==> flow/design.v <==
parameter Z_2 = 2'bZZ;
parameter Z_4 = 4'bZZZZ;
parameter Z_8 = 8'bZZZZZZZZ;
parameter Z_16 = 16'bZZZZZZZZZZZZZZZZ;
parameter IDLE = 2'b00;
parameter WRITE_CONTROL = 2'b01;
parameter READ_CONTROL = 2'b10;
parameter REG_SP = 4'b1000;
parameter REG_EPC = 4'b1001;
parameter REG_ESP = 4'b1010;
parameter REG_IH = 4'b1011;
parameter REG_RA = 4'b1100;
parameter OP_ADDIU = 5'b01001;
parameter OP_ADDIU3 = 5'b01000;
parameter OP_B = 5'b00010;
parameter OP_BEQZ = 5'b00100;
parameter OP_BNEZ = 5'b00101;
parameter OP_LI = 5'b01101;
parameter OP_LW = 5'b10011;
parameter OP_SW = 5'b11011;
parameter OP_ADDSP3 = 5'b00000;
parameter OP_CMPI = 5'b01110;
parameter OP_LW_SP = 5'b10010;
parameter OP_SW_SP = 5'b11010;
parameter OP_INT = 5'b11111;
parameter OP_BTEQZ_PREFIX = 5'b01100;
parameter OP_BTEQZ_SUFFIX = 3'b000;
parameter OP_ADDSP_PREFIX = 5'b01100;
parameter OP_ADDSP_SUFFIX = 3'b011;
parameter OP_MTSP_PREFIX = 5'b01100;
parameter OP_MTSP_SUFFIX = 3'b100;
parameter OP_AND_PREFIX = 5'b11101;
parameter OP_AND_SUFFIX = 5'b01100;
parameter OP_CMP_PREFIX = 5'b11101;
parameter OP_CMP_SUFFIX = 5'b01010;
parameter OP_OR_PREFIX = 5'b11101;
parameter OP_OR_SUFFIX = 5'b01101;
parameter OP_NOT_PREFIX = 5'b11101;
parameter OP_NOT_SUFFIX = 5'b01111;
parameter OP_SLLV_PREFIX = 5'b11101;
parameter OP_SLLV_SUFFIX = 5'b00100;
parameter OP_SLTU_PREFIX = 5'b11101;
parameter OP_SLTU_SUFFIX = 5'b00011;
parameter OP_JR_PREFIX = 5'b11101;
parameter OP_JR_MIDFIX = 3'b000;
parameter OP_JR_SUFFIX = 5'b00000;
parameter OP_MFPC_PREFIX = 5'b11101;
parameter OP_MFPC_MIDFIX = 3'b010;
parameter OP_MFPC_SUFFIX = 5'b00000;
parameter OP_JALR_PREFIX = 5'b11101;
parameter OP_JALR_MIDFIX = 3'b110;
parameter OP_JALR_SUFFIX = 5'b00000;
parameter OP_JRRA_PREFIX = 5'b11101;
parameter OP_JRRA_MIDFIX = 3'b001;
parameter OP_JRRA_SUFFIX = 5'b00000;
parameter OP_MFIH_PREFIX = 5'b11110;
parameter OP_MFIH_SUFFIX = 8'b00000000;
parameter OP_MTIH_PREFIX = 5'b11110;
parameter OP_MTIH_SUFFIX = 8'b00000001;
parameter OP_SLL_PREFIX = 5'b00110;
parameter OP_SLL_SUFFIX = 2'b00;
parameter OP_SRA_PREFIX = 5'b00110;
parameter OP_SRA_SUFFIX = 2'b11;
parameter OP_SUBU_PREFIX = 5'b11100;
parameter OP_SUBU_SUFFIX = 2'b11;
parameter OP_ADDU_PREFIX = 5'b11100;
parameter OP_ADDU_SUFFIX = 2'b01;
parameter OP_NOP = 16'b0000100000000000;
module ByPass (
  input [3:0] sourceAddress,
  input [15:0] sourceValue,
  input [3:0] updatedAddress,
  input [15:0] updatedValue,
  output [15:0] selectedValue
);
assign selectedValue = updatedAddress == sourceAddress ? updatedValue : sourceValue;
endmodule
module Forwarder (
	input clk,
	input rst,
	input [15:0] in,
	output reg [15:0] out
);
reg [15:0] temp;
always @ (negedge clk or negedge rst) begin
	if (!rst) begin
		temp <= 0;
	end else begin
		temp <= in;
	end
end
always @ (posedge clk or negedge rst) begin
	if (!rst) begin
		out <= 0;
	end else begin
		out <= temp;
	end
end
endmodule
module Forwarder4Bit (
	input clk,
	input rst,
	input [3:0] in,
	output reg [3:0] out
);
reg [3:0] temp;
always @ (negedge clk or negedge rst) begin
	if (!rst) begin
		temp <= 0;
	end else begin
		temp <= in;
	end
end
always @ (posedge clk or negedge rst) begin
	if (!rst) begin
		out <= 0;
	end else begin
		out <= temp;
	end
end
endmodule
module InterruptSelector (
  input [15:0] normalInstruction,
  input [15:0] interruptInstruction,
  input interruptSignal,
  output [15:0] selectedInstruction
);
assign selectedInstruction = interruptSignal ? interruptInstruction : normalInstruction;
endmodule
module HardwareInterruptHandler (
  input clock, 
  input reset,
  input interruptSignal,
  input handInterruptSignalIn,
  output interruptSignalOut
);
reg [3:0] handSignalCache;
always @ (posedge clock or negedge reset) begin
  if (!reset) begin
    handSignalCache <= 4'b1111;
  end else begin
    handSignalCache[0] <= handSignalCache[1];
    handSignalCache[1] <= handSignalCache[2];
    handSignalCache[2] <= handSignalCache[3];
    handSignalCache[3] <= handInterruptSignalIn;
  end
end
assign interruptSignalOut = (handSignalCache[0] && handSignalCache[1] && !handSignalCache[2] && !handSignalCache[3]) ?  1'b1   :  interruptSignal;
endmodule
module InterruptHandler (
  input clock,
  input reset,
  input [3:0] interruptIndexIn,
  input interruptSignalIn,
  output reg interruptSignalOut,
  output reg [15:0] interruptInstructionOut
);
parameter OP_ADDIU = 5'b01001;
parameter OP_ADDIU3 = 5'b01000;
parameter OP_B = 5'b00010;
parameter OP_BEQZ = 5'b00100;
parameter OP_BNEZ = 5'b00101;
parameter OP_LI = 5'b01101;
parameter OP_LW = 5'b10011;
parameter OP_SW = 5'b11011;
parameter OP_ADDSP3 = 5'b00000;
parameter OP_CMPI = 5'b01110;
parameter OP_LW_SP = 5'b10010;
parameter OP_SW_SP = 5'b11010;
parameter OP_INT = 5'b11111;
parameter OP_BTEQZ_PREFIX = 5'b01100;
parameter OP_BTEQZ_SUFFIX = 3'b000;
parameter OP_ADDSP_PREFIX = 5'b01100;
parameter OP_ADDSP_SUFFIX = 3'b011;
parameter OP_MTSP_PREFIX = 5'b01100;
parameter OP_MTSP_SUFFIX = 3'b100;
parameter OP_AND_PREFIX = 5'b11101;
parameter OP_AND_SUFFIX = 5'b01100;
parameter OP_CMP_PREFIX = 5'b11101;
parameter OP_CMP_SUFFIX = 5'b01010;
parameter OP_OR_PREFIX = 5'b11101;
parameter OP_OR_SUFFIX = 5'b01101;
parameter OP_NOT_PREFIX = 5'b11101;
parameter OP_NOT_SUFFIX = 5'b01111;
parameter OP_SLLV_PREFIX = 5'b11101;
parameter OP_SLLV_SUFFIX = 5'b00100;
parameter OP_SLTU_PREFIX = 5'b11101;
parameter OP_SLTU_SUFFIX = 5'b00011;
parameter OP_JR_PREFIX = 5'b11101;
parameter OP_JR_MIDFIX = 3'b000;
parameter OP_JR_SUFFIX = 5'b00000;
parameter OP_MFPC_PREFIX = 5'b11101;
parameter OP_MFPC_MIDFIX = 3'b010;
parameter OP_MFPC_SUFFIX = 5'b00000;
parameter OP_JALR_PREFIX = 5'b11101;
parameter OP_JALR_MIDFIX = 3'b110;
parameter OP_JALR_SUFFIX = 5'b00000;
parameter OP_JRRA_PREFIX = 5'b11101;
parameter OP_JRRA_MIDFIX = 3'b001;
parameter OP_JRRA_SUFFIX = 5'b00000;
parameter OP_MFIH_PREFIX = 5'b11110;
parameter OP_MFIH_SUFFIX = 8'b00000000;
parameter OP_MTIH_PREFIX = 5'b11110;
parameter OP_MTIH_SUFFIX = 8'b00000001;
parameter OP_SLL_PREFIX = 5'b00110;
parameter OP_SLL_SUFFIX = 2'b00;
parameter OP_SRA_PREFIX = 5'b00110;
parameter OP_SRA_SUFFIX = 2'b11;
parameter OP_SUBU_PREFIX = 5'b11100;
parameter OP_SUBU_SUFFIX = 2'b11;
parameter OP_ADDU_PREFIX = 5'b11100;
parameter OP_ADDU_SUFFIX = 2'b01;
parameter OP_NOP = 16'b0000100000000000;
reg [3:0] interruptState;
reg [3:0] interruptIndex;
reg insideInterrupt;
localparam STATE_TOTAL = 10;
always @ (negedge clock or negedge reset) begin
  if (!reset) begin
    interruptState <= 1;
    interruptIndex <= 0;
    insideInterrupt <= 0;
  end else begin
    if (interruptSignalIn == 1 && insideInterrupt == 0 && interruptState == 1) begin
      interruptIndex <= interruptIndexIn;
      insideInterrupt <= 1;
    end else if (interruptState < STATE_TOTAL && insideInterrupt == 1) begin
      interruptState <= interruptState + 1;
    end else if (interruptState == STATE_TOTAL) begin
      interruptState <= 1;
      insideInterrupt <= 0;
      interruptIndex <= 0;
    end
  end
end
always @ (posedge clock or negedge reset) begin
  if (!reset) begin
    interruptInstructionOut <= OP_NOP;
    interruptSignalOut <= 0;
  end else begin
    if (insideInterrupt == 1) begin 
	    interruptInstructionOut <= {8'hF8, interruptState, interruptIndex};
		  interruptSignalOut <= 1;
	  end else begin
	    interruptInstructionOut <= OP_NOP;
		  interruptSignalOut <= 0;
	  end
  end
end
endmodule
module InstructionFetcher (
	input clk,
	input rst,
	input [15:0] current_PC,  
	input [15:0] mem_read,  
	output reg [15:0] current_IR_addr,
	output reg [15:0] current_IR
);
parameter OP_ADDIU = 5'b01001;
parameter OP_ADDIU3 = 5'b01000;
parameter OP_B = 5'b00010;
parameter OP_BEQZ = 5'b00100;
parameter OP_BNEZ = 5'b00101;
parameter OP_LI = 5'b01101;
parameter OP_LW = 5'b10011;
parameter OP_SW = 5'b11011;
parameter OP_ADDSP3 = 5'b00000;
parameter OP_CMPI = 5'b01110;
parameter OP_LW_SP = 5'b10010;
parameter OP_SW_SP = 5'b11010;
parameter OP_INT = 5'b11111;
parameter OP_BTEQZ_PREFIX = 5'b01100;
parameter OP_BTEQZ_SUFFIX = 3'b000;
parameter OP_ADDSP_PREFIX = 5'b01100;
parameter OP_ADDSP_SUFFIX = 3'b011;
parameter OP_MTSP_PREFIX = 5'b01100;
parameter OP_MTSP_SUFFIX = 3'b100;
parameter OP_AND_PREFIX = 5'b11101;
parameter OP_AND_SUFFIX = 5'b01100;
parameter OP_CMP_PREFIX = 5'b11101;
parameter OP_CMP_SUFFIX = 5'b01010;
parameter OP_OR_PREFIX = 5'b11101;
parameter OP_OR_SUFFIX = 5'b01101;
parameter OP_NOT_PREFIX = 5'b11101;
parameter OP_NOT_SUFFIX = 5'b01111;
parameter OP_SLLV_PREFIX = 5'b11101;
parameter OP_SLLV_SUFFIX = 5'b00100;
parameter OP_SLTU_PREFIX = 5'b11101;
parameter OP_SLTU_SUFFIX = 5'b00011;
parameter OP_JR_PREFIX = 5'b11101;
parameter OP_JR_MIDFIX = 3'b000;
parameter OP_JR_SUFFIX = 5'b00000;
parameter OP_MFPC_PREFIX = 5'b11101;
parameter OP_MFPC_MIDFIX = 3'b010;
parameter OP_MFPC_SUFFIX = 5'b00000;
parameter OP_JALR_PREFIX = 5'b11101;
parameter OP_JALR_MIDFIX = 3'b110;
parameter OP_JALR_SUFFIX = 5'b00000;
parameter OP_JRRA_PREFIX = 5'b11101;
parameter OP_JRRA_MIDFIX = 3'b001;
parameter OP_JRRA_SUFFIX = 5'b00000;
parameter OP_MFIH_PREFIX = 5'b11110;
parameter OP_MFIH_SUFFIX = 8'b00000000;
parameter OP_MTIH_PREFIX = 5'b11110;
parameter OP_MTIH_SUFFIX = 8'b00000001;
parameter OP_SLL_PREFIX = 5'b00110;
parameter OP_SLL_SUFFIX = 2'b00;
parameter OP_SRA_PREFIX = 5'b00110;
parameter OP_SRA_SUFFIX = 2'b11;
parameter OP_SUBU_PREFIX = 5'b11100;
parameter OP_SUBU_SUFFIX = 2'b11;
parameter OP_ADDU_PREFIX = 5'b11100;
parameter OP_ADDU_SUFFIX = 2'b01;
parameter OP_NOP = 16'b0000100000000000;
always @ (negedge clk) begin
	current_IR_addr <= current_PC;
end
always @ (negedge rst or posedge clk) begin
	if (!rst) begin
		current_IR <= OP_NOP;
	end else begin
		current_IR <= mem_read;
	end
end
endmodule
module InstructionDecoder (
  input clock,
  input reset,
  input [15:0] currentInstruction,
  output reg [3:0] firstRegisiterAddress,
  output reg [3:0] secondRegisiterAddress,   
  output reg [3:0] targetRegisiterAddress,
  output reg [2:0] jumpControl,
  output reg [3:0] interruptIndex,
  output reg interruptSignal,
  output reg interruptInstructionSignal
);
parameter OP_ADDIU = 5'b01001;
parameter OP_ADDIU3 = 5'b01000;
parameter OP_B = 5'b00010;
parameter OP_BEQZ = 5'b00100;
parameter OP_BNEZ = 5'b00101;
parameter OP_LI = 5'b01101;
parameter OP_LW = 5'b10011;
parameter OP_SW = 5'b11011;
parameter OP_ADDSP3 = 5'b00000;
parameter OP_CMPI = 5'b01110;
parameter OP_LW_SP = 5'b10010;
parameter OP_SW_SP = 5'b11010;
parameter OP_INT = 5'b11111;
parameter OP_BTEQZ_PREFIX = 5'b01100;
parameter OP_BTEQZ_SUFFIX = 3'b000;
parameter OP_ADDSP_PREFIX = 5'b01100;
parameter OP_ADDSP_SUFFIX = 3'b011;
parameter OP_MTSP_PREFIX = 5'b01100;
parameter OP_MTSP_SUFFIX = 3'b100;
parameter OP_AND_PREFIX = 5'b11101;
parameter OP_AND_SUFFIX = 5'b01100;
parameter OP_CMP_PREFIX = 5'b11101;
parameter OP_CMP_SUFFIX = 5'b01010;
parameter OP_OR_PREFIX = 5'b11101;
parameter OP_OR_SUFFIX = 5'b01101;
parameter OP_NOT_PREFIX = 5'b11101;
parameter OP_NOT_SUFFIX = 5'b01111;
parameter OP_SLLV_PREFIX = 5'b11101;
parameter OP_SLLV_SUFFIX = 5'b00100;
parameter OP_SLTU_PREFIX = 5'b11101;
parameter OP_SLTU_SUFFIX = 5'b00011;
parameter OP_JR_PREFIX = 5'b11101;
parameter OP_JR_MIDFIX = 3'b000;
parameter OP_JR_SUFFIX = 5'b00000;
parameter OP_MFPC_PREFIX = 5'b11101;
parameter OP_MFPC_MIDFIX = 3'b010;
parameter OP_MFPC_SUFFIX = 5'b00000;
parameter OP_JALR_PREFIX = 5'b11101;
parameter OP_JALR_MIDFIX = 3'b110;
parameter OP_JALR_SUFFIX = 5'b00000;
parameter OP_JRRA_PREFIX = 5'b11101;
parameter OP_JRRA_MIDFIX = 3'b001;
parameter OP_JRRA_SUFFIX = 5'b00000;
parameter OP_MFIH_PREFIX = 5'b11110;
parameter OP_MFIH_SUFFIX = 8'b00000000;
parameter OP_MTIH_PREFIX = 5'b11110;
parameter OP_MTIH_SUFFIX = 8'b00000001;
parameter OP_SLL_PREFIX = 5'b00110;
parameter OP_SLL_SUFFIX = 2'b00;
parameter OP_SRA_PREFIX = 5'b00110;
parameter OP_SRA_SUFFIX = 2'b11;
parameter OP_SUBU_PREFIX = 5'b11100;
parameter OP_SUBU_SUFFIX = 2'b11;
parameter OP_ADDU_PREFIX = 5'b11100;
parameter OP_ADDU_SUFFIX = 2'b01;
parameter OP_NOP = 16'b0000100000000000;
parameter Z_2 = 2'bZZ;
parameter Z_4 = 4'bZZZZ;
parameter Z_8 = 8'bZZZZZZZZ;
parameter Z_16 = 16'bZZZZZZZZZZZZZZZZ;
parameter IDLE = 2'b00;
parameter WRITE_CONTROL = 2'b01;
parameter READ_CONTROL = 2'b10;
parameter REG_SP = 4'b1000;
parameter REG_EPC = 4'b1001;
parameter REG_ESP = 4'b1010;
parameter REG_IH = 4'b1011;
parameter REG_RA = 4'b1100;
localparam NONE_CONTROL = 3'b000;
localparam B_CONTROL = 3'b001;
localparam BEQZ_CONTROL = 3'b010;
localparam BNEZ_CONTROL = 3'b011;
localparam BTEQZ_CONTROL = 3'b100;
localparam JR_CONTROL = 3'b101;
localparam JALR_CONTROL = 3'b110;
localparam JRRA_CONTROL = 3'b111;
reg [15:0] instruction;
wire [3:0] firstParameter = {1'b0, instruction[10:8]};
wire [3:0] secondParameter = {1'b0, instruction[7:5]};
wire [3:0] thirdParameter = {1'b0, instruction[4:2]};
always @ (negedge clock or negedge reset) begin
  if (!reset) begin
    instruction <= OP_NOP;
  end else begin
    instruction <= currentInstruction;
  end
end
always @ (posedge clock or negedge reset) begin
  firstRegisiterAddress <= 0;
  secondRegisiterAddress <= 0;
  targetRegisiterAddress <= 4'hf;
  interruptSignal <= 0;
  interruptIndex <= 0;
  interruptInstructionSignal <= 0;
  jumpControl <= NONE_CONTROL;
  if (!reset) begin
    firstRegisiterAddress <= 0;
    secondRegisiterAddress <= 0;
    interruptSignal <= 0;
    interruptIndex <= 0;
    interruptInstructionSignal <= 0;
    targetRegisiterAddress <= 4'hf;
    jumpControl <= NONE_CONTROL;
  end else begin
    case (instruction[15:11])
      OP_ADDIU: begin
        targetRegisiterAddress <= firstParameter;
        firstRegisiterAddress <= firstParameter;
      end
      OP_ADDIU3: begin
        targetRegisiterAddress <= secondParameter;
        firstRegisiterAddress <= firstParameter;
      end
      OP_B: begin
        jumpControl <= B_CONTROL;
      end
      OP_BEQZ: begin
        jumpControl <= BEQZ_CONTROL;
        firstRegisiterAddress <= firstParameter;
      end
      OP_BNEZ: begin
        jumpControl <= BNEZ_CONTROL;
        firstRegisiterAddress <= firstParameter;
      end
      OP_LI: begin
        targetRegisiterAddress <= firstParameter;
      end
      OP_LW: begin
        targetRegisiterAddress <= secondParameter;
        firstRegisiterAddress <= firstParameter;
      end
      OP_SW: begin
        firstRegisiterAddress <= firstParameter;
        secondRegisiterAddress <= secondParameter;
      end
      OP_ADDSP3: begin
        targetRegisiterAddress <= firstParameter;
        secondRegisiterAddress <= REG_SP;
      end
      OP_CMPI: begin
        firstRegisiterAddress <= firstParameter;
      end
      OP_LW_SP: begin
        targetRegisiterAddress <= firstParameter;
        secondRegisiterAddress <= REG_SP;
      end
      OP_SW_SP: begin
        firstRegisiterAddress <= firstParameter;
        secondRegisiterAddress <= REG_SP;
      end
      OP_INT: begin
        case (instruction[7:4])
          0: begin
            interruptSignal <= 1;
            interruptIndex <= instruction[3:0];
          end
          1: begin 
            targetRegisiterAddress <= REG_EPC;
          end
          2: begin
            targetRegisiterAddress <= REG_ESP;
            firstRegisiterAddress <= REG_SP;
          end
          3: begin
            targetRegisiterAddress <= REG_SP;
          end
          4: begin
            firstRegisiterAddress <= REG_EPC;
            secondRegisiterAddress <= REG_SP;
          end
          5: begin
            secondRegisiterAddress <= REG_SP;
          end
          6: begin
            firstRegisiterAddress <= REG_ESP;
            secondRegisiterAddress <= REG_SP;
          end
          7: begin
				interruptInstructionSignal <= 1;
            firstRegisiterAddress <= REG_IH;
          end
        endcase
      end
      5'b01100: begin
        case (instruction[10:8])
          OP_BTEQZ_SUFFIX: begin
            jumpControl <= BTEQZ_CONTROL;
          end
          OP_ADDSP_SUFFIX: begin
            targetRegisiterAddress <= REG_SP;
            secondRegisiterAddress <= REG_SP;
          end
          OP_MTSP_SUFFIX: begin
            targetRegisiterAddress <= REG_SP;
            secondRegisiterAddress <= secondParameter;
          end
        endcase
      end
      5'b11101: begin
        case (instruction[4:0])
          OP_AND_SUFFIX: begin
            targetRegisiterAddress <= firstParameter;
            firstRegisiterAddress  <= firstParameter;
            secondRegisiterAddress <= secondParameter;
          end
          OP_CMP_SUFFIX: begin
            firstRegisiterAddress <= firstParameter;
            secondRegisiterAddress <= secondParameter;
          end
          OP_OR_SUFFIX: begin
            targetRegisiterAddress <= firstParameter;
            firstRegisiterAddress <= firstParameter;
            secondRegisiterAddress <= secondParameter;
          end
          OP_NOT_SUFFIX: begin
            targetRegisiterAddress <= firstParameter;
            secondRegisiterAddress <= secondParameter;
          end
          OP_SLLV_SUFFIX: begin
            targetRegisiterAddress <= secondParameter;
            firstRegisiterAddress <= firstParameter;
            secondRegisiterAddress <= secondParameter;
          end
          OP_SLTU_SUFFIX: begin
            firstRegisiterAddress <= firstParameter;
            secondRegisiterAddress <= secondParameter;
          end
          5'b00000: begin
            case (instruction[7:5])
              OP_JR_MIDFIX: begin
				    jumpControl <= JR_CONTROL;
                firstRegisiterAddress <= firstParameter;
              end
              OP_MFPC_MIDFIX: begin
                targetRegisiterAddress <= firstParameter;
              end
              OP_JALR_MIDFIX: begin
				    jumpControl <= JALR_CONTROL;
                targetRegisiterAddress <= REG_RA;
                firstRegisiterAddress <= firstParameter;
              end
              OP_JRRA_MIDFIX: begin
				    jumpControl <= JRRA_CONTROL;
                firstRegisiterAddress <= REG_RA;
              end
            endcase
          end
        endcase
      end
      5'b11110: begin
        case (instruction[7:0])
          OP_MFIH_SUFFIX: begin
            targetRegisiterAddress <= firstParameter;
            firstRegisiterAddress <= REG_IH;
          end
          OP_MTIH_SUFFIX: begin
            targetRegisiterAddress <= REG_IH;
            firstRegisiterAddress <= firstParameter;
          end
        endcase
      end
      5'b00110: begin
        case (instruction[1:0])
          OP_SLL_SUFFIX: begin
            targetRegisiterAddress <= firstParameter;
            secondRegisiterAddress <= secondParameter;
          end
          OP_SRA_SUFFIX: begin
            targetRegisiterAddress <= firstParameter;
            secondRegisiterAddress <= secondParameter;
          end
        endcase
      end
      5'b11100: begin
        case (instruction[1:0])
          OP_SUBU_SUFFIX: begin
            targetRegisiterAddress <= thirdParameter;
            firstRegisiterAddress <= firstParameter;
            secondRegisiterAddress <= secondParameter;
          end
          OP_ADDU_SUFFIX: begin
            targetRegisiterAddress <= thirdParameter;
            firstRegisiterAddress <= firstParameter;
            secondRegisiterAddress <= secondParameter;
          end
        endcase
      end
      default: begin
      end
    endcase
  end
end
endmodule
module ProgramCounterAdder (
  input clock,
  input reset,
  input [15:0] currentPC,
  input [15:0] currentInstruction,
  input [15:0] finalRegisterValue,
  input t,
  input interruptSignal,
  input interruptInstructionSignal,
  input [2:0] jumpControl,
  output [15:0] nextPC
);
localparam NONE_CONTROL = 3'b000;
localparam B_CONTROL = 3'b001;
localparam BEQZ_CONTROL = 3'b010;
localparam BNEZ_CONTROL = 3'b011;
localparam BTEQZ_CONTROL = 3'b100;
localparam JR_CONTROL = 3'b101;
reg [15:0] instruction, jumpPC;
reg [15:0] programCounterRegister;
reg jump;
wire [15:0] immediateSignExtend_8bit = {instruction[7] ? 8'hff : 8'h00, instruction[7:0]};
wire [15:0] immediateSignExtend_11bit = {instruction[10] ?  5'b11111 : 5'b00000, instruction[10:0]};
always @ (negedge clock or negedge reset) begin
  if (!reset) begin
    instruction <= 16'h8000;  
    programCounterRegister <= 16'hffff;  
  end else begin
    instruction <= currentInstruction;
    programCounterRegister <= currentPC;
  end
end
always @ (*) begin
  jumpPC = 0;
  jump = 0;
  if (!reset) begin
    jumpPC = 0;
    jump = 0;
  end else begin
    case (jumpControl)
      NONE_CONTROL: begin
        jumpPC = 0;
        jump = 0;
      end
      B_CONTROL: begin
        jumpPC = programCounterRegister + immediateSignExtend_11bit;
        jump = 1;
      end
      BEQZ_CONTROL: begin
        if (finalRegisterValue == 0) begin
          jumpPC = programCounterRegister + immediateSignExtend_8bit;
          jump = 1;
        end
      end
      BNEZ_CONTROL: begin
        if (finalRegisterValue != 0) begin
          jumpPC = programCounterRegister + immediateSignExtend_8bit;
          jump = 1;
        end
      end
      BTEQZ_CONTROL: begin
        if (t == 0) begin
          jumpPC = programCounterRegister + immediateSignExtend_8bit;
          jump = 1;
        end
      end
      JR_CONTROL: begin
        jumpPC = finalRegisterValue;
        jump = 1;
      end
    endcase
  end
end
assign nextPC = interruptInstructionSignal ? finalRegisterValue : (interruptSignal ? programCounterRegister : (jump ? jumpPC : programCounterRegister + 1));
endmodule
module ArithmeticLogicalUnit (
  input clock,
  input reset,
  input [15:0] finalFirstRegisterValue,
  input [15:0] finalSecondRegisterValue,
  input [15:0] currentProgramCounter,
  input [15:0] currentInstruction,
  output reg [15:0] targetValue,
  output reg tRead
);
reg tWriteEnable;
reg tToWrite;
reg [15:0] programCounter;
reg [15:0] instruction;
reg [15:0] firstRegisterValue;
reg [15:0] secondRegisterValue;
wire [15:0] immediateSignExtend_8bit = {instruction[7] ? 8'hff : 8'h00, instruction[7:0]};
wire [15:0] immediateSignExtend_11bit = {instruction[10] ?  5'b11111 : 5'b00000, instruction[10:0]};
wire [15:0] immediateZeroExtend_8bit = {8'h00, instruction[7:0]};
wire [15:0] immediateSignExtend_4bit = {instruction[3] ? 12'hfff : 12'h000, instruction[3:0]};
wire [3:0] shiftImmediate = instruction[4:2] ? instruction[4:2] : 8;
parameter OP_ADDIU = 5'b01001;
parameter OP_ADDIU3 = 5'b01000;
parameter OP_B = 5'b00010;
parameter OP_BEQZ = 5'b00100;
parameter OP_BNEZ = 5'b00101;
parameter OP_LI = 5'b01101;
parameter OP_LW = 5'b10011;
parameter OP_SW = 5'b11011;
parameter OP_ADDSP3 = 5'b00000;
parameter OP_CMPI = 5'b01110;
parameter OP_LW_SP = 5'b10010;
parameter OP_SW_SP = 5'b11010;
parameter OP_INT = 5'b11111;
parameter OP_BTEQZ_PREFIX = 5'b01100;
parameter OP_BTEQZ_SUFFIX = 3'b000;
parameter OP_ADDSP_PREFIX = 5'b01100;
parameter OP_ADDSP_SUFFIX = 3'b011;
parameter OP_MTSP_PREFIX = 5'b01100;
parameter OP_MTSP_SUFFIX = 3'b100;
parameter OP_AND_PREFIX = 5'b11101;
parameter OP_AND_SUFFIX = 5'b01100;
parameter OP_CMP_PREFIX = 5'b11101;
parameter OP_CMP_SUFFIX = 5'b01010;
parameter OP_OR_PREFIX = 5'b11101;
parameter OP_OR_SUFFIX = 5'b01101;
parameter OP_NOT_PREFIX = 5'b11101;
parameter OP_NOT_SUFFIX = 5'b01111;
parameter OP_SLLV_PREFIX = 5'b11101;
parameter OP_SLLV_SUFFIX = 5'b00100;
parameter OP_SLTU_PREFIX = 5'b11101;
parameter OP_SLTU_SUFFIX = 5'b00011;
parameter OP_JR_PREFIX = 5'b11101;
parameter OP_JR_MIDFIX = 3'b000;
parameter OP_JR_SUFFIX = 5'b00000;
parameter OP_MFPC_PREFIX = 5'b11101;
parameter OP_MFPC_MIDFIX = 3'b010;
parameter OP_MFPC_SUFFIX = 5'b00000;
parameter OP_JALR_PREFIX = 5'b11101;
parameter OP_JALR_MIDFIX = 3'b110;
parameter OP_JALR_SUFFIX = 5'b00000;
parameter OP_JRRA_PREFIX = 5'b11101;
parameter OP_JRRA_MIDFIX = 3'b001;
parameter OP_JRRA_SUFFIX = 5'b00000;
parameter OP_MFIH_PREFIX = 5'b11110;
parameter OP_MFIH_SUFFIX = 8'b00000000;
parameter OP_MTIH_PREFIX = 5'b11110;
parameter OP_MTIH_SUFFIX = 8'b00000001;
parameter OP_SLL_PREFIX = 5'b00110;
parameter OP_SLL_SUFFIX = 2'b00;
parameter OP_SRA_PREFIX = 5'b00110;
parameter OP_SRA_SUFFIX = 2'b11;
parameter OP_SUBU_PREFIX = 5'b11100;
parameter OP_SUBU_SUFFIX = 2'b11;
parameter OP_ADDU_PREFIX = 5'b11100;
parameter OP_ADDU_SUFFIX = 2'b01;
parameter OP_NOP = 16'b0000100000000000;
parameter Z_2 = 2'bZZ;
parameter Z_4 = 4'bZZZZ;
parameter Z_8 = 8'bZZZZZZZZ;
parameter Z_16 = 16'bZZZZZZZZZZZZZZZZ;
parameter IDLE = 2'b00;
parameter WRITE_CONTROL = 2'b01;
parameter READ_CONTROL = 2'b10;
parameter REG_SP = 4'b1000;
parameter REG_EPC = 4'b1001;
parameter REG_ESP = 4'b1010;
parameter REG_IH = 4'b1011;
parameter REG_RA = 4'b1100;
always @ (negedge clock or negedge reset) begin
  if (!reset) begin
    programCounter <= 0;
    instruction <= OP_NOP;
    firstRegisterValue <= 0;
    secondRegisterValue <= 0;
  end else begin
    programCounter <= currentProgramCounter;
    instruction <= currentInstruction;
    firstRegisterValue <= finalFirstRegisterValue;
    secondRegisterValue <= finalSecondRegisterValue;
  end
end
always @(posedge clock or negedge reset) begin
  if (!reset) begin
    tWriteEnable <= 1;
    tToWrite <= 0;
    targetValue <= 0;
    tRead <= 0;
  end else begin
    case (instruction[15:11])
      OP_ADDIU: begin
        targetValue <= firstRegisterValue + immediateSignExtend_8bit;
      end
      OP_ADDIU3: begin
        targetValue <= firstRegisterValue + immediateSignExtend_4bit;
      end
      OP_LI: begin
        targetValue <= immediateZeroExtend_8bit;
      end
      OP_SW: begin
        targetValue <= secondRegisterValue;
      end		  
      OP_ADDSP3: begin
        targetValue <= secondRegisterValue + immediateSignExtend_8bit;
      end
      OP_CMPI: begin
        tToWrite <= firstRegisterValue != immediateSignExtend_8bit;
        if (tWriteEnable) tRead <= firstRegisterValue != immediateSignExtend_8bit;
        tWriteEnable <= 0;
      end
      OP_SW_SP: begin
		    targetValue <= firstRegisterValue;
		  end
      OP_INT: begin
        case (instruction[7:4])
          1: begin 
            targetValue <= programCounter;
          end
          2: begin
            targetValue <= firstRegisterValue;
          end
          3: begin
            targetValue <= 16'hBF20;
          end
          4: begin
            targetValue <= firstRegisterValue;
          end 
          5: begin
            targetValue <= instruction[3:0];
          end
          6: begin
            targetValue <= firstRegisterValue;
          end 
        endcase
      end
      5'b01100: begin
        case (instruction[10:8])
          OP_ADDSP_SUFFIX: begin
            targetValue <= secondRegisterValue + immediateSignExtend_8bit;
          end
          OP_MTSP_SUFFIX: begin
            targetValue <= secondRegisterValue;
          end
        endcase
      end
      5'b11101: begin
        case (instruction[4:0])
          OP_AND_SUFFIX: begin
            targetValue <= firstRegisterValue & secondRegisterValue;
          end
          OP_CMP_SUFFIX: begin
            tToWrite <= firstRegisterValue != secondRegisterValue;
            if (tWriteEnable) tRead <= firstRegisterValue != secondRegisterValue;
            tWriteEnable <= 0;
          end
          OP_OR_SUFFIX: begin
            targetValue <= firstRegisterValue | secondRegisterValue;
          end
          OP_NOT_SUFFIX: begin
            targetValue <= ~secondRegisterValue;
          end
          OP_SLLV_SUFFIX: begin
            targetValue <= secondRegisterValue << firstRegisterValue;
          end
          OP_SLTU_SUFFIX: begin
            tToWrite <= $unsigned(firstRegisterValue) < $unsigned(secondRegisterValue);
            if (tWriteEnable) tRead <= $unsigned(firstRegisterValue) < $unsigned(secondRegisterValue);
            tWriteEnable <= 0;
          end
          5'b00000: begin
            case (instruction[7:5])
              OP_MFPC_MIDFIX: begin
                targetValue <= programCounter;
              end
              OP_JALR_MIDFIX: begin
                targetValue <= programCounter;
              end
            endcase
          end
        endcase
      end
      5'b11110: begin
        case (instruction[7:0])
          OP_MFIH_SUFFIX: begin
            targetValue <= firstRegisterValue;
          end
          OP_MTIH_SUFFIX: begin
            targetValue <= firstRegisterValue;
          end
        endcase
      end
      5'b00110: begin
        case (instruction[1:0])
          OP_SLL_SUFFIX: begin
            targetValue <= secondRegisterValue << shiftImmediate;
          end
          OP_SRA_SUFFIX: begin
            targetValue <= secondRegisterValue >>> shiftImmediate;
          end
        endcase
      end
      5'b11100: begin
        case (instruction[1:0])
          OP_SUBU_SUFFIX: begin
            targetValue <= firstRegisterValue - secondRegisterValue;
          end
          OP_ADDU_SUFFIX: begin
            targetValue <= firstRegisterValue + secondRegisterValue;
          end
        endcase
      end
      default: begin
			tWriteEnable <= 1;
			targetValue <= 0;
      end
    endcase
  end
end
endmodule
module MemoryAddressCalculator (
	input clk,
	input rst,
	input [15:0] instruction_in,
	input [15:0] first_register_value,
	input [15:0] second_reigster_value,
	output reg [1:0] memory_control,
	output reg [15:0] memory_address
);
wire [15:0] immediate_from_5;
wire [15:0] immediate_from_8;
reg [15:0] instruction;
reg [15:0] rm_1, rm_2;
parameter OP_ADDIU = 5'b01001;
parameter OP_ADDIU3 = 5'b01000;
parameter OP_B = 5'b00010;
parameter OP_BEQZ = 5'b00100;
parameter OP_BNEZ = 5'b00101;
parameter OP_LI = 5'b01101;
parameter OP_LW = 5'b10011;
parameter OP_SW = 5'b11011;
parameter OP_ADDSP3 = 5'b00000;
parameter OP_CMPI = 5'b01110;
parameter OP_LW_SP = 5'b10010;
parameter OP_SW_SP = 5'b11010;
parameter OP_INT = 5'b11111;
parameter OP_BTEQZ_PREFIX = 5'b01100;
parameter OP_BTEQZ_SUFFIX = 3'b000;
parameter OP_ADDSP_PREFIX = 5'b01100;
parameter OP_ADDSP_SUFFIX = 3'b011;
parameter OP_MTSP_PREFIX = 5'b01100;
parameter OP_MTSP_SUFFIX = 3'b100;
parameter OP_AND_PREFIX = 5'b11101;
parameter OP_AND_SUFFIX = 5'b01100;
parameter OP_CMP_PREFIX = 5'b11101;
parameter OP_CMP_SUFFIX = 5'b01010;
parameter OP_OR_PREFIX = 5'b11101;
parameter OP_OR_SUFFIX = 5'b01101;
parameter OP_NOT_PREFIX = 5'b11101;
parameter OP_NOT_SUFFIX = 5'b01111;
parameter OP_SLLV_PREFIX = 5'b11101;
parameter OP_SLLV_SUFFIX = 5'b00100;
parameter OP_SLTU_PREFIX = 5'b11101;
parameter OP_SLTU_SUFFIX = 5'b00011;
parameter OP_JR_PREFIX = 5'b11101;
parameter OP_JR_MIDFIX = 3'b000;
parameter OP_JR_SUFFIX = 5'b00000;
parameter OP_MFPC_PREFIX = 5'b11101;
parameter OP_MFPC_MIDFIX = 3'b010;
parameter OP_MFPC_SUFFIX = 5'b00000;
parameter OP_JALR_PREFIX = 5'b11101;
parameter OP_JALR_MIDFIX = 3'b110;
parameter OP_JALR_SUFFIX = 5'b00000;
parameter OP_JRRA_PREFIX = 5'b11101;
parameter OP_JRRA_MIDFIX = 3'b001;
parameter OP_JRRA_SUFFIX = 5'b00000;
parameter OP_MFIH_PREFIX = 5'b11110;
parameter OP_MFIH_SUFFIX = 8'b00000000;
parameter OP_MTIH_PREFIX = 5'b11110;
parameter OP_MTIH_SUFFIX = 8'b00000001;
parameter OP_SLL_PREFIX = 5'b00110;
parameter OP_SLL_SUFFIX = 2'b00;
parameter OP_SRA_PREFIX = 5'b00110;
parameter OP_SRA_SUFFIX = 2'b11;
parameter OP_SUBU_PREFIX = 5'b11100;
parameter OP_SUBU_SUFFIX = 2'b11;
parameter OP_ADDU_PREFIX = 5'b11100;
parameter OP_ADDU_SUFFIX = 2'b01;
parameter OP_NOP = 16'b0000100000000000;
parameter Z_2 = 2'bZZ;
parameter Z_4 = 4'bZZZZ;
parameter Z_8 = 8'bZZZZZZZZ;
parameter Z_16 = 16'bZZZZZZZZZZZZZZZZ;
parameter IDLE = 2'b00;
parameter WRITE_CONTROL = 2'b01;
parameter READ_CONTROL = 2'b10;
parameter REG_SP = 4'b1000;
parameter REG_EPC = 4'b1001;
parameter REG_ESP = 4'b1010;
parameter REG_IH = 4'b1011;
parameter REG_RA = 4'b1100;
assign immediate_from_5 = {instruction[4]? 11'b11111111111: 11'b00000000000, instruction[4:0]};
assign immediate_from_8 = {instruction[7]? 8'hFF: 8'h00, instruction[7:0]};
always @ (negedge clk or negedge rst) begin
	if (!rst) begin
		instruction <= 16'b0000100000000000;
		rm_1 <= 0;
		rm_2 <= 0;
	end else begin
		instruction <= instruction_in;
		rm_1 <= first_register_value;
		rm_2 <= second_reigster_value;
	end
end
always @ (posedge clk or negedge rst) begin
	if (!rst) begin
		memory_address <= 16'hFFFF;
		memory_control <= IDLE;
	end else begin
		case (instruction[15:11])
			OP_LW_SP: begin
				memory_address <= rm_2 + immediate_from_8;
				memory_control <= READ_CONTROL;
			end
			OP_LW: begin
				memory_address <= rm_1 + immediate_from_5;
				memory_control <= READ_CONTROL;
			end
			OP_SW_SP: begin
				memory_address <= rm_2 + immediate_from_8;
				memory_control <= WRITE_CONTROL;
			end
			OP_SW: begin
				memory_address <= rm_1 + immediate_from_5;
				memory_control <= WRITE_CONTROL;
			end
      OP_INT: begin
        case (instruction[7:4])
          4: begin
            memory_address <= rm_2;
            memory_control <= WRITE_CONTROL;
          end
          5: begin
            memory_address <= rm_2 + 1;
            memory_control <= WRITE_CONTROL;
          end
          6: begin
            memory_address <= rm_2 + 2;
            memory_control <= WRITE_CONTROL;
          end 
        endcase
      end
			default begin
				memory_address <= 16'hFFFF;
				memory_control <= IDLE;
			end
		endcase
	end
end
endmodule
module MemoryInterface (
	input clk,
	input rst,
	input [15:0] memory_address_from_cpu,
	input [15:0] target_value_from_cpu,
	input [1:0] memory_control_signal_from_cpu,
	input [15:0] data_fetched_from_memory,
	output reg [15:0] memory_address_to_memory,
	output [15:0] data_fetched_to_cpu,
	output reg [1:0] memory_control_signal_to_memory,
	output reg [15:0] target_value_to_memory
);
reg [15:0] memory_address_temp;
reg [1:0] memory_control_signal_temp;
reg [15:0] target_value_temp;
assign data_fetched_to_cpu = data_fetched_from_memory;
always @ (negedge clk or negedge rst) begin
	if (!rst) begin
		memory_address_temp <= 0;
		memory_control_signal_temp <= 0;
		target_value_temp <= 0;
	end else begin
		memory_address_temp <= memory_address_from_cpu;
		memory_control_signal_temp <= memory_control_signal_from_cpu;
		target_value_temp <= target_value_from_cpu;
	end
end
always @ (posedge clk or negedge rst) begin
	if (!rst) begin
		memory_address_to_memory <= 0;
		memory_control_signal_to_memory <= 0;
		target_value_to_memory <= 0;
	end else begin
		memory_address_to_memory <= memory_address_temp;
		memory_control_signal_to_memory <= memory_control_signal_temp;
		target_value_to_memory <= target_value_temp;
	end
end
endmodule
module Selector (
  input clk, rst,
  input [1:0] memory_control,
  input [15:0] mem_data_read,
  input [15:0] alu_cal_result,
  output [15:0] select_cal_result
);
reg [15:0] temp_result;
reg [1:0] memory_control_temp;
always @ (negedge clk or negedge rst) begin
  if (!rst) begin
    temp_result <= 0;
    memory_control_temp <= 0;
  end
  else begin
    temp_result <= alu_cal_result;
	 memory_control_temp <= memory_control;
  end
end
assign select_cal_result = memory_control_temp[1]? mem_data_read : temp_result;
endmodule
module Register (
  input clock,
  input reset,
  input [3:0] firstRegisterAddress,
  input [3:0] secondRegisterAddress,
  input [3:0] targetRegisterAddress,
  input [15:0] targetValue,
  output [15:0] firstRegisterValueOrigin,
  output [15:0] secondRegisterValueOrigin,
  output [175:0] debug_registers
);
reg [207:0] registers;
assign debug_registers = {
    registers[0*16 +: 16],
    registers[1*16 +: 16],
    registers[2*16 +: 16],
    registers[3*16 +: 16],
    registers[4*16 +: 16],
    registers[5*16 +: 16],
    registers[6*16 +: 16],
    registers[7*16 +: 16],
    registers[8*16 +: 16],
    registers[9*16 +: 16],
    registers[10*16 +: 16]
};
assign firstRegisterValueOrigin = firstRegisterAddress <= 12 ? registers[firstRegisterAddress*16 +: 16] : 16'h0000;
assign secondRegisterValueOrigin = secondRegisterAddress <= 12 ? registers[secondRegisterAddress*16 +: 16] : 16'h0000;
always @ (negedge clock, negedge reset) begin
  if (!reset) begin
    registers <= 0;
  end else begin
    if (targetRegisterAddress <= 12) begin
      registers[targetRegisterAddress*16 +: 16] <= targetValue;
    end
  end
end
endmodule
module CentralProcessingUnit (
  input clock,
  input reset,
  input handInterruptSignalIn,
  input [15:0] IF_memory_read,
  output [15:0] IF_address,
  input [15:0] MEM_memory_read,
  output [1:0] MEM_memory_control,
  output [15:0] MEM_memory_address,
  output [15:0] MEM_target_value,
  output [175:0] register_value
);
wire [15:0] programCounter_0;   
wire [15:0] programCounter_1;   
wire [15:0] programCounter_2;   
wire [15:0] programCounter_3;   
wire [15:0] programCounter_4;   
wire [15:0] programCounter_5;   
wire [15:0] instruction_1_origin;
wire [15:0] instruction_1_selected;
wire [15:0] instruction_2;
wire [15:0] instruction_3;
wire [15:0] instruction_4;
wire [3:0] firstRegisterAddress;
wire [15:0] firstRegisterValueOrigin;
wire [15:0] firstRegisterValueMiddle;
wire [15:0] firstRegisterValueFinal;
wire [3:0] secondRegisterAddress;
wire [15:0] secondRegisterValueOrigin;
wire [15:0] secondRegisterValueMiddle;
wire [15:0] secondRegisterValueFinal;
wire [3:0] targetRegisterAddress_2;
wire [3:0] targetRegisterAddress_3;
wire [3:0] targetRegisterAddress_4;
wire [15:0] targetValue_3;
wire [15:0] targetValue_4;
wire t;
wire [2:0] jumpControl;
wire [1:0] memoryControl;
wire [15:0] dataMemoryAddress;
wire [15:0] dataFetched;
wire [3:0] interruptIndex;
wire interruptSignalDecoder;
wire interruptSignalHandler;
wire interruptSignalHardware;
wire interruptInstructionSignal;
wire [15:0] interruptInstruction;
ProgramCounterAdder pcAdder (
  clock,
  reset,
  programCounter_0,
  instruction_1_selected,
  firstRegisterValueFinal,
  t,
  interruptSignalHandler,
  interruptInstructionSignal,
  jumpControl,
  programCounter_0
);
InstructionFetcher fetcher (
  .clk(clock),
  .rst(reset),
  .current_PC(programCounter_0),
  .mem_read(IF_memory_read),
  .current_IR_addr(IF_address),
  .current_IR(instruction_1_origin)
);
InstructionDecoder decoder (
  clock,
  reset,
  instruction_1_selected,
  firstRegisterAddress,
  secondRegisterAddress,
  targetRegisterAddress_2,
  jumpControl,
  interruptIndex,
  interruptSignalDecoder,
  interruptInstructionSignal
);
InterruptHandler handler (
  clock,
  reset,
  interruptIndex,
  interruptSignalHardware,
  interruptSignalHandler,
  interruptInstruction
);
InterruptSelector interruptSelector (
  instruction_1_origin,
  interruptInstruction,
  interruptSignalHandler,
  instruction_1_selected
);
HardwareInterruptHandler hardwareHandler (
  clock, 
  reset,
  interruptSignalDecoder,
  handInterruptSignalIn,
  interruptSignalHardware
);
Forwarder programCounterForwarder_2 (
  clock,
  reset,
  programCounter_0,
  programCounter_2
);
Forwarder instructionForwarder_2 (
  clock,
  reset,
  instruction_1_selected,
  instruction_2
);
ByPass firstRegisiterByPass_II (
  firstRegisterAddress,
  firstRegisterValueOrigin,
  targetRegisterAddress_4,
  targetValue_4,
  firstRegisterValueMiddle
);
ByPass firstRegisiterByPass_I (
  firstRegisterAddress,
  firstRegisterValueMiddle,
  targetRegisterAddress_3,
  targetValue_3,
  firstRegisterValueFinal
);
ByPass secondRegisterByPass_II (
  secondRegisterAddress,
  secondRegisterValueOrigin,
  targetRegisterAddress_4,
  targetValue_4,
  secondRegisterValueMiddle
);
ByPass secondRegisterByPass_I (
  secondRegisterAddress,
  secondRegisterValueMiddle,
  targetRegisterAddress_3,
  targetValue_3,
  secondRegisterValueFinal
);
ArithmeticLogicalUnit alu (
  clock,
  reset,
  firstRegisterValueFinal,
  secondRegisterValueFinal,
  programCounter_2,
  instruction_2,
  targetValue_3,
  t
);
MemoryAddressCalculator addressCalculator (
  clock,
  reset,
  instruction_2,
  firstRegisterValueFinal,
  secondRegisterValueFinal,
  memoryControl,
  dataMemoryAddress
);
Forwarder4Bit targetRegisterAddressForwarder_3 (
  clock,
  reset,
  targetRegisterAddress_2,
  targetRegisterAddress_3
);
MemoryInterface memoryCommunicator (
  .clk(clock),
  .rst(reset),
  .memory_address_from_cpu(dataMemoryAddress),  
  .target_value_from_cpu(targetValue_3), 
  .memory_control_signal_from_cpu(memoryControl),  
  .data_fetched_from_memory(MEM_memory_read),
  .memory_address_to_memory(MEM_memory_address),
  .memory_control_signal_to_memory(MEM_memory_control),
  .target_value_to_memory(MEM_target_value),
  .data_fetched_to_cpu(dataFetched)     
);
Selector selector (
  .clk(clock),
  .rst(reset),
  .memory_control(memoryControl),
  .mem_data_read(dataFetched),
  .alu_cal_result(targetValue_3),
  .select_cal_result(targetValue_4)
);
Forwarder4Bit targetRegisterAddressForwarder_4 (
  clock,
  reset,
  targetRegisterAddress_3,
  targetRegisterAddress_4
);
Register register (
  clock,
  reset,
  firstRegisterAddress,
  secondRegisterAddress,
  targetRegisterAddress_4,
  targetValue_4,
  firstRegisterValueOrigin,
  secondRegisterValueOrigin,
  register_value
);
endmodule
Hand-over note for CentralProcessingUnit

-- From RTL to reports: CentralProcessingUnit
Each step is given for the RTL above and for the edited RTL.
Lines under "original" count in the file above, lines under "edited" in the edited file.
"change": "edited" minus "original" as printed here.
Cell names lack the library's common part.
A cell with -- has no value.
- top module: CentralProcessingUnit
- clock input: clock
- library: sky130hd
- library corner: tt_025C_1v80

-- Edit of the RTL
The edit as a unified diff against the file above.
This change comes from a script, not from a designer. The edited design behaves differently; no optimisation was intended.
begin of diff
@@ -702,5 +702,5 @@
   end
 end
-assign nextPC = interruptInstructionSignal ? finalRegisterValue : (interruptSignal ? programCounterRegister : (jump ? jumpPC : programCounterRegister + 1));
+assign nextPC = interruptInstructionSignal ? finalRegisterValue : (interruptSignal ? programCounterRegister : (jump ? jumpPC : programCounterRegister - 1));
 endmodule
 module ArithmeticLogicalUnit (
end of diff

-- Elaborated design
Source: Yosys, flattened and elaborated, memories not mapped. Widths are those after wreduce. Registers that Yosys merges into a memory's read port (data or address) are not register bits. Print and check cells do not count.
- bit counts (item ; original ; edited ; change):
    output and inout port bits ; 226 ; 226 ; 0
    elaborated cells ; 316 ; 316 ; 0
    flip-flop bits (word level) ; 582 ; 582 ; 0
- operators by class (item ; original ; edited ; change):
    reductions and logical operators ; 53 ; 53 ; 0
    shift operators ; 7 ; 7 ; 0
    $lt $le $gt $ge ; 5 ; 5 ; 0
    bitwise gates (word level) ; 10 ; 10 ; 0
    equality and inequality tests ; 99 ; 99 ; 0
    $add $sub $neg ; 13 ; 13 ; 0
    multiplexer cells ; 87 ; 87 ; 0
- operators by type and width (operator ; original ; edited ; change):
    16-bit by 1-bit adder with 16-bit output with constant B ; 2 ; 1 ; -1
    16-bit by 1-bit subtractor with 16-bit output with constant B ; 0 ; 1 ; +1
    5-bit by 4-bit equality test with 1-bit output with constant B ; 18 ; 18 ; 0
    16-bit two-way mux ; 18 ; 18 ; 0
    1-bit two-way mux ; 17 ; 17 ; 0
    5-bit equality test with constant B ; 16 ; 16 ; 0
    2-bit OR reduction ; 13 ; 13 ; 0
    4-bit two-way mux ; 11 ; 11 ; 0
    16-bit adder ; 7 ; 7 ; 0
    4-bit by 3-bit equality test with 1-bit output with constant B ; 7 ; 7 ; 0
    3-bit two-way mux ; 7 ; 7 ; 0
    3-bit by 2-bit equality test with 1-bit output with constant B ; 6 ; 6 ; 0
    3-bit equality test with constant B ; 6 ; 6 ; 0
    5-bit by 3-bit equality test with 1-bit output with constant B ; 6 ; 6 ; 0
    1-bit logical AND ; 6 ; 6 ; 0
    4-bit case mux with 2-bit select ; 6 ; 6 ; 0
    3-bit OR reduction ; 5 ; 5 ; 0
    4-bit by 2-bit equality test with 1-bit output with constant B ; 4 ; 4 ; 0
    4-bit equality test ; 4 ; 4 ; 0
    5-bit logical NOT ; 4 ; 4 ; 0
    3-bit != test with constant B ; 4 ; 4 ; 0
    1-bit inverter ; 4 ; 4 ; 0
    4-bit by 1-bit equality test with 1-bit output with constant B ; 3 ; 3 ; 0
    5-bit by 2-bit equality test with 1-bit output with constant B ; 3 ; 3 ; 0
    4-bit <= comparator with constant B ; 3 ; 3 ; 0
    2-bit != test with constant B ; 3 ; 3 ; 0
    16-bit case mux with 2-bit select ; 3 ; 3 ; 0
    2-bit AND reduction ; 3 ; 3 ; 0
Not every row of either side is listed.

-- Logic depth
Longest topological path by Yosys (ltp), each cell counted once; first at word level (registers and memories cut), then after technology mapping (sequential cells cut; the memories' decode and read muxes count).
- logic depth (item ; original ; edited ; change):
    depth in word-level cells ; 11 ; 11 ; 0
    ABC_AREA ; 0 ; 0 ; --
    gate-level depth with buffers ; 16 ; 17 ; +1
    gate-level depth less buffers ; 14 ; 15 ; +1

-- Mapped cells and area
Source: synth_stat.txt of the flow (Yosys; design flattened, memories mapped). It holds for the ABC_AREA given above (unset counts as 0); a run with the other value may have another netlist.
- cells by type (cell ; original ; edited ; change):
    a21oi_1 ; 245 ; 281 ; +36
    nor2_1 ; 282 ; 315 ; +33
    o211ai_1 ; 31 ; 15 ; -16
    o22ai_1 ; 38 ; 25 ; -13
    a21o_1 ; 38 ; 26 ; -12
    and2_1 ; 16 ; 27 ; +11
    nand2_1 ; 345 ; 335 ; -10
    nor2b_1 ; 41 ; 51 ; +10
    a22o_1 ; 16 ; 6 ; -10
    mux4_1 ; 0 ; 10 ; +10
    o21ai_1 ; 14 ; 5 ; -9
    o221ai_1 ; 12 ; 21 ; +9
    inv_1 ; 83 ; 91 ; +8
    a211oi_1 ; 29 ; 37 ; +8
    nand4_1 ; 29 ; 21 ; -8
    a222oi_1 ; 14 ; 6 ; -8
    a211o_1 ; 13 ; 5 ; -8
    a31oi_1 ; 36 ; 29 ; -7
Not every row of either side is listed.
- mapped netlist (item ; original ; edited ; change):
    mapped cells ; 3533 ; 3514 ; -19
    synthesis area (um^2) ; 33357.0 ; 33110.5 ; -246.5
    flip-flop cells ; 550 ; 550 ; 0
The figures by module come from a second, unflattened synthesis with its own total; it is not the netlist above.
- second synthesis, totals (item ; original ; edited ; change):
    cells (unflattened synthesis) ; 3496 ; 3505 ; +9
    area total of the unflattened synthesis (um^2) ; 38689.6 ; 38689.6 ; 0.0
Each row is one instance without its submodules.
- by module, original (module ; instances ; cells ; area (um^2)):
    Register ; 1 ; 948 ; 12512.0
    ArithmeticLogicalUnit ; 1 ; 1139 ; 9735.6
    MemoryAddressCalculator ; 1 ; 404 ; 3957.5
    ProgramCounterAdder ; 1 ; 358 ; 2975.4
    InstructionDecoder ; 1 ; 230 ; 2107.0
    MemoryInterface ; 1 ; 84 ; 1821.7
    Forwarder ; 2 ; 32 ; 800.8
    ByPass ; 4 ; 22 ; 247.7
    InterruptHandler ; 1 ; 73 ; 820.8
    InstructionFetcher ; 1 ; 33 ; 725.7
    Selector ; 1 ; 35 ; 674.4
    Forwarder4Bit ; 2 ; 8 ; 200.2
    InterruptSelector ; 1 ; 18 ; 249.0
    HardwareInterruptHandler ; 1 ; 6 ; 117.6
    CentralProcessingUnit ; 1 ; 0 ; 0.0
- by module, edited (module ; instances ; cells ; area (um^2)):
    Register ; 1 ; 949 ; 12479.5
    ArithmeticLogicalUnit ; 1 ; 1139 ; 9735.6
    MemoryAddressCalculator ; 1 ; 406 ; 4002.6
    ProgramCounterAdder ; 1 ; 364 ; 2962.8
    InstructionDecoder ; 1 ; 230 ; 2107.0
    MemoryInterface ; 1 ; 84 ; 1821.7
    Forwarder ; 2 ; 32 ; 800.8
    ByPass ; 4 ; 22 ; 247.7
    InterruptHandler ; 1 ; 73 ; 820.8
    InstructionFetcher ; 1 ; 33 ; 725.7
    Selector ; 1 ; 35 ; 674.4
    Forwarder4Bit ; 2 ; 8 ; 200.2
    InterruptSelector ; 1 ; 18 ; 249.0
    HardwareInterruptHandler ; 1 ; 6 ; 117.6
    CentralProcessingUnit ; 1 ; 0 ; 0.0

-- Measured runs
Runs of the flow (Yosys, OpenROAD) on both versions; the two runs of a pair have the same settings. The constraints put input and output delay at 20% of the set period each and load the outputs with 0.01 pF.
Settings, set A:
- noted CORE_UTILIZATION: 40
- PLACE_DENSITY at 0.6
- period_ns at 10.8
- CAP_MARGIN at 20
- CORE_MARGIN: 2
- noted SLEW_MARGIN: 20
- measured results, set A (item ; original ; edited ; change):
    post-synthesis cell area (um^2) ; 33357.0 ; 33110.5 ; -246.5
    worst hold slack in the final report (ps) ; 366 ; 366 ; 0
    total negative slack (ps) ; 0 ; 0 ; 0
    standard-cell area after routing (um^2) ; 38400.6 ; 38200.4 ; -200.2
    die area (um^2) ; 85717.2 ; 85094.7 ; -622.5
    worst setup slack after layout (ps) ; 390 ; 596 ; +206
Settings, set B:
- CAP_MARGIN at 15
- CELL_PAD_IN_SITES_DETAIL_PLACEMENT: 0
- CELL_PAD_IN_SITES_GLOBAL_PLACEMENT: 0
- CORE_ASPECT_RATIO at 1.64
- noted CORE_UTILIZATION: 40
- CTS_CLUSTER_DIAMETER at 232
- CTS_CLUSTER_SIZE: 98
- GPL_TIMING_DRIVEN: 1
- MAX_ROUTING_LAYER: met4
- PLACE_DENSITY_LB_ADDON at 0.13
- noted SETUP_SLACK_MARGIN: 2.37
- noted SLEW_MARGIN: 15
- noted TNS_END_PERCENT: 100
- period_ns at 8.91
- CORE_MARGIN: 2
- measured results, set B (item ; original ; edited ; change):
    post-synthesis cell area (um^2) ; 33357.0 ; 33110.5 ; -246.5
    worst hold slack in the final report (ps) ; 386 ; 389 ; +3
    total negative slack (ps) ; 0 ; 0 ; 0
    standard-cell area after routing (um^2) ; 46657.2 ; 44831.7 ; -1825.5
    die area (um^2) ; 85788.7 ; 85163.3 ; -625.4
    worst setup slack after layout (ps) ; 146 ; 378 ; +232

End of note.
